==> flow/design.v <==
`timescale 1ns / 1ps
module magnitude_wrapper(
	input aclk,
	input aresetn,
	input s_i_data_valid,
	output reg s_o_data_ready,
	input [31:0] s_i_data,
	output reg m_o_data_valid,
	input m_i_data_ready,
	output reg [31:0] m_o_data
    );
	reg [31:0] o_data_temp;
	reg [15:0] data_real;
	reg [15:0] data_imag;
	reg start_calc;
	reg ack_calc;
	wire [15:0] in_real = s_i_data[15:0];
	wire [15:0] in_imag = s_i_data[31:16];
	always @ (posedge aclk)
		begin
			if (aresetn == 0) begin
				s_o_data_ready <= 1'b0;
				start_calc <= 1'b0;
			end
			if (ack_calc == 1'b1) begin
				start_calc <= 0;
			end
			if ( (s_i_data_valid == 1'b1) && (ack_calc == 0)) begin
				if (in_real[15] == 1'b1)
					data_real <= ~in_real + 16'd1;
				else
					data_real <= in_real;
				if (in_imag[15] == 1'b1)
					data_imag <= ~in_imag + 16'd1;
				else
					data_imag <= in_imag;
				s_o_data_ready <= 1;
				start_calc <= 1'b1;
			end
		end
	always @ (posedge aclk)
		begin
			if (aresetn == 0) begin
				ack_calc <= 0;
			end
			if (start_calc == 1'b1) begin
				ack_calc <= 1;
				o_data_temp <= data_real*data_real + data_imag*data_imag;
			end
			else begin
				ack_calc <= 0;
			end
		end
	always @ (posedge aclk)
		begin
			if (aresetn == 0) begin
				m_o_data_valid <= 1'b0;
			end
			if (m_i_data_ready == 1'b1) begin
				if (ack_calc == 0) begin
					m_o_data_valid <= 1'b0;
				end
				else begin
					m_o_data_valid <= 1'b1;
					m_o_data <= o_data_temp;
				end
			end
		end
endmodule
# --- Step by step through the tools: magnitude_wrapper ---
# The steps from the RTL of magnitude_wrapper to its reports follow in flow order.
# Line numbers count from 1 in the design file above.
inputs:
  design: "magnitude_wrapper"
  clock: "aclk"
  cell_library: "sky130hd"
  pvt_corner: "tt_025C_1v80"

# --- Word-level counts ---
# Counts by Yosys on the flattened word-level netlist (proc, flatten, opt, wreduce; memories kept). Register bits leave out memories and registers merged into their read ports (data or address). Print and check cells are left out. Cells with the same type and inputs are merged into one.
bits:
  reg_bits: 100
  output_inout_bits: 34
  word_cells: 29
classes:
  add_sub_neg: 3
  multipliers: 2
  n_eq: 2
  mux: 7
  logic: 3
  reduce_and_logical: 2
op_table:
  columns: ["cell", "count"]
  rows:
  - ["16-bit by 16-bit multiplier with 32-bit output", 2]
  - ["16-bit by 1-bit adder with 16-bit output (second input constant)", 2]
  - ["16-bit NOT", 2]
  - ["32-bit adder", 1]
  - ["15-bit 2-to-1 mux", 2]
  - ["1-bit 2-to-1 mux", 5]
  - ["2-bit by 1-bit != test with 1-bit output (second input constant)", 2]
  - ["2-bit AND reduction", 1]
  - ["1-bit logical AND", 1]
  - ["1-bit NOT", 1]

# --- Depth ---
# Depth = most cells in a row (Yosys ltp): at word level without a register or memory, in the mapped netlist without a sequential cell, where the memories' decode and read muxes count.
logic_depth:
  depth_word: 3
  ABC_AREA: 0
  depth_mapped: 27
  mapped_depth_nobuf: 24

# --- Netlist ---
# The flow's flattened synthesis, as Yosys stat reports it; memories are mapped. The netlist is that of the ABC_AREA named above (0 if unset); the other value can give another one.
# The area totals of this step are shown rounded.
mapped:
  stdcells: 1791
  area_mm2: 0.019
  ff_cells: 100
  buffers: 47
by_type:
  columns: ["cell", "count", "area_total_um2"]
  rows:
  - ["sky130_fd_sc_hd__fa_1", 384, 7.69E+03]
  - ["sky130_fd_sc_hd__edfxtp_1", 97, 2.91E+03]
  - ["sky130_fd_sc_hd__ha_1", 195, 2439.84]
  - ["sky130_fd_sc_hd__inv_1", 515, 1.93E+03]
  - ["sky130_fd_sc_hd__and2_1", 127, 794.512]
  - ["sky130_fd_sc_hd__nand2_1", 133, 499.229]
  - ["sky130_fd_sc_hd__xnor2_1", 47, 411.645]
  - ["sky130_fd_sc_hd__clkbuf_1", 45, 168.912]
  - ["sky130_fd_sc_hd__xor2_1", 18, 157.651]
  - ["sky130_fd_sc_hd__a21o_1", 18, 135.13]
  - ["sky130_fd_sc_hd__nor2_1", 36, 135.13]
  - ["sky130_fd_sc_hd__o21ai_0", 25, 125.12]
  - ["sky130_fd_sc_hd__a21oi_1", 20, 100.096]
  - ["sky130_fd_sc_hd__nor2b_1", 10, 62.56]
  - ["sky130_fd_sc_hd__dfxtp_1", 3, 60.058]
  - ["sky130_fd_sc_hd__o31ai_1", 8, 60.058]
  - ["sky130_fd_sc_hd__a211oi_1", 7, 52.55]
  - ["sky130_fd_sc_hd__nor3_1", 10, 50.048]
# Other cell types: 41; their cells: 93.

# --- Timing after synthesis ---
# Path of least setup slack by OpenSTA after synthesis, without wires, with an ideal clock, recovery checks aside; 20% of the period is set as input and as output delay. Where synthesis merged equal registers, the netlist keeps one of their names.
synth_path:
  path_type: "reg2reg"
  startpoint: "register data_real[4]"
  endpoint: "register o_data_temp[30]"
  clock_period_ns: 10.0
  arrival_ns: 6.777
  required_ns: 9.739
  slack_ns: 2.962
  path_delay_ns: 7.038
  stages: 22
  path_buffers: 1
  synth_period_reached_ns: 7.038
# "path_delay_ns" is the arrival time less input delay plus setup time.
# "stages" counts driving pins, that of a launching flip-flop among them; a cell with two outputs on the path counts twice.
# "synth_period_reached_ns" is the clock period less the worst setup slack; recovery checks do not enter. This is arithmetic on one report: input and output delays are still those of the set period (20% each).
# The rows between start and end are the longest chain of elaborated cells between them; the timing report does not say that the signal goes this way. Where chains are equally long, one stands for them.
# A line is the first line of the expression or statement that the cell stems from. Yosys adds cells for indexed reads and writes and turns some case tables into memories.
synth_between:
  cell_sequence: "sky130_fd_sc_hd__edfxtp_1 > sky130_fd_sc_hd__clkbuf_1 > sky130_fd_sc_hd__nand2_1 > sky130_fd_sc_hd__fa_1 > sky130_fd_sc_hd__inv_1 > sky130_fd_sc_hd__fa_1 > sky130_fd_sc_hd__inv_1 > sky130_fd_sc_hd__fa_1 > sky130_fd_sc_hd__fa_1 > sky130_fd_sc_hd__inv_1 > sky130_fd_sc_hd__fa_1 > sky130_fd_sc_hd__fa_1 > sky130_fd_sc_hd__fa_1 > sky130_fd_sc_hd__fa_1 > sky130_fd_sc_hd__ha_1 > sky130_fd_sc_hd__and4_4 > sky130_fd_sc_hd__and2_4 > sky130_fd_sc_hd__nand3_4 > sky130_fd_sc_hd__a2111o_1 > sky130_fd_sc_hd__a21o_1 > sky130_fd_sc_hd__and4_4 > sky130_fd_sc_hd__a311o_1"
  elab_chain_cells: 2
  cone_cells: 2
  cone_lines: 1
  classes_between: "1 x add/sub; 1 x mul"
synth_lines:
  columns: ["element", "line_no", "rtl"]
  rows:
  - ["from (decl)", 13, "reg [15:0] data_real;"]
  - ["from (assign)", 30, "data_real <= ~in_real + 16'd1;"]
  - ["from (assign)", 32, "data_real <= in_real;"]
  - ["16-bit by 16-bit multiplier with 32-bit output", 48, "o_data_temp <= data_real*data_real + data_imag*data_imag;"]
  - ["32-bit adder", 48, null]
  - ["to (assign)", 48, null]
  - ["to (decl)", 12, "reg [31:0] o_data_temp;"]

# --- Path in the finished layout ---
# From the final timing report of run A: the path of least setup slack in the routed layout; clock arrival at registers is part of the times.
layout_path:
  path_type: "reg2reg"
  startpoint: "register data_real[11]"
  endpoint: "register o_data_temp[31]"
  clock_period_ns: 9.1
  arrival_ns: 8.54
  required_ns: 9.23
  slack_ns: 0.68
  stages: 23
  path_buffers: 0
# The rows between start and end are the longest chain of elaborated cells between them; the timing report does not say that the signal goes this way. Where chains are equally long, one stands for them.
layout_between:
  cell_sequence: "sky130_fd_sc_hd__edfxtp_1 > sky130_fd_sc_hd__inv_1 > sky130_fd_sc_hd__nor2_1 > sky130_fd_sc_hd__fa_1 > sky130_fd_sc_hd__inv_1 > sky130_fd_sc_hd__fa_1 > sky130_fd_sc_hd__fa_1 > sky130_fd_sc_hd__fa_1 > sky130_fd_sc_hd__inv_1 > sky130_fd_sc_hd__fa_1 > sky130_fd_sc_hd__fa_1 > sky130_fd_sc_hd__fa_1 > sky130_fd_sc_hd__inv_1 > sky130_fd_sc_hd__fa_1 > sky130_fd_sc_hd__inv_1 > sky130_fd_sc_hd__ha_1 > sky130_fd_sc_hd__a211oi_1 > sky130_fd_sc_hd__o21ai_0 > sky130_fd_sc_hd__a221oi_1 > sky130_fd_sc_hd__a2bb2oi_1 > sky130_fd_sc_hd__a31oi_1 > sky130_fd_sc_hd__o21ai_0 > sky130_fd_sc_hd__a211oi_1"
  elab_chain_cells: 2
  cone_cells: 2
  cone_lines: 1
  classes_between: "1 x add/sub; 1 x mul"
layout_lines:
  columns: ["element", "line_no", "rtl"]
  rows:
  - ["from (decl)", 13, "reg [15:0] data_real;"]
  - ["from (assign)", 30, "data_real <= ~in_real + 16'd1;"]
  - ["from (assign)", 32, "data_real <= in_real;"]
  - ["16-bit by 16-bit multiplier with 32-bit output", 48, "o_data_temp <= data_real*data_real + data_imag*data_imag;"]
  - ["32-bit adder", 48, null]
  - ["to (assign)", 48, null]
  - ["to (decl)", 12, "reg [31:0] o_data_temp;"]

# Measured data: module magnitude_wrapper, platform sky130hd, 6 stored runs of the flow under differing settings, order arbitrary. Input and output delays are each 20% of the period that was set; the output load is 0.01 pF.
# "achieved_period_ns": clock period set for the run, less the worst setup slack. It is reckoned from that one timing run; input and output delays stay at 20% of the period that was set.
# "worst_path_time_ns" means the part of the period allowed to the worst setup path (the constraints hold back 20% at inputs and 20% at outputs) less its slack; where the path has registers, the arrival times of their clocks count too.
# The results are shown rounded.
runs:
  - name: "run A"
    settings:
      CELL_PAD_IN_SITES_DETAIL_PLACEMENT: 2
      CORE_UTILIZATION: 30
      CTS_CLUSTER_DIAMETER: 341
      GPL_ROUTABILITY_DRIVEN: 0
      MAX_ROUTING_LAYER: "met5"
      MIN_ROUTING_LAYER: "met2"
      PLACE_DENSITY: 0.47
      SLEW_MARGIN: 5
      TNS_END_PERCENT: 5
      period_ns: 9.1
      CAP_MARGIN: 20
      CORE_MARGIN: 2
    results:
      fin_ws_ns: 0.68
      fin_tns_ns: 0.000
      worst_path_time_ns: 8.42
      worst_path_kind: "reg2reg"
      fin_hold_ws_ns: 0.42
      fin_util_pct: 33
      final_stdcell_area_mm2: 0.02
      achieved_period_ns: 8.416
      dieArea_mm2: 0.064
      post_synth_area_mm2: 0.019
  - name: "run B"
    settings:
      CAP_MARGIN: 15
      CELL_PAD_IN_SITES_DETAIL_PLACEMENT: 2
      CORE_UTILIZATION: 32
      MIN_ROUTING_LAYER: "met2"
      SETUP_SLACK_MARGIN: -0.36
      period_ns: 11.4
      CORE_MARGIN: 2
      SLEW_MARGIN: 20
    results:
      fin_ws_ns: 2.0
      fin_tns_ns: 0.000
      worst_path_time_ns: 9.36
      worst_path_kind: "reg2reg"
      fin_hold_ws_ns: 0.40
      fin_util_pct: 36
      final_stdcell_area_mm2: 0.02
      achieved_period_ns: 9.364
      dieArea_mm2: 0.06
      post_synth_area_mm2: 0.019
  - name: "run C"
    settings:
      CORE_UTILIZATION: 40
      period_ns: 5.0
      CAP_MARGIN: 20
      CORE_MARGIN: 2
      SLEW_MARGIN: 20
    results:
      fin_ws_ns: -2.1
      fin_tns_ns: -42
      worst_path_time_ns: 7.07
      worst_path_kind: "reg2reg"
      fin_hold_ws_ns: 0.42
      fin_util_pct: 52
      final_stdcell_area_mm2: 0.024
      achieved_period_ns: 7.074
      dieArea_mm2: 0.048
      post_synth_area_mm2: 0.019
  - name: "run D"
    settings:
      CAP_MARGIN: 40
      CORE_ASPECT_RATIO: 1.27
      CORE_UTILIZATION: 23
      MAX_ROUTING_LAYER: "met5"
      PLACE_DENSITY: 0.59
      SETUP_SLACK_MARGIN: 0.73
      TNS_END_PERCENT: 75
      period_ns: 10.1
      CORE_MARGIN: 2
      SLEW_MARGIN: 20
    results:
      fin_ws_ns: 2.2
      fin_tns_ns: 0.000
      worst_path_time_ns: 7.88
      worst_path_kind: "reg2reg"
      fin_hold_ws_ns: 0.38
      fin_util_pct: 26
      final_stdcell_area_mm2: 0.021
      achieved_period_ns: 7.878
      dieArea_mm2: 0.083
      post_synth_area_mm2: 0.019
  - name: "run E"
    settings:
      CAP_MARGIN: 15
      CELL_PAD_IN_SITES_DETAIL_PLACEMENT: 2
      CORE_MARGIN: 3
      CORE_UTILIZATION: 26
      GPL_ROUTABILITY_DRIVEN: 0
      MIN_ROUTING_LAYER: "met2"
      SETUP_SLACK_MARGIN: -0.36
      period_ns: 11.4
      SLEW_MARGIN: 20
    results:
      fin_ws_ns: 2.4
      fin_tns_ns: 0.000
      worst_path_time_ns: 9.04
      worst_path_kind: "reg2reg"
      fin_hold_ws_ns: 0.39
      fin_util_pct: 29
      final_stdcell_area_mm2: 0.021
      achieved_period_ns: 9.045
      dieArea_mm2: 0.075
      post_synth_area_mm2: 0.019
  - name: "run F"
    settings:
      CORE_UTILIZATION: 40
      period_ns: 10.0
      CAP_MARGIN: 20
      CORE_MARGIN: 2
      SLEW_MARGIN: 20
    results:
      fin_ws_ns: 2.0
      fin_tns_ns: 0.000
      worst_path_time_ns: 8.03
      worst_path_kind: "reg2reg"
      fin_hold_ws_ns: 0.42
      fin_util_pct: 44
      final_stdcell_area_mm2: 0.02
      achieved_period_ns: 8.034
      dieArea_mm2: 0.048
      post_synth_area_mm2: 0.019
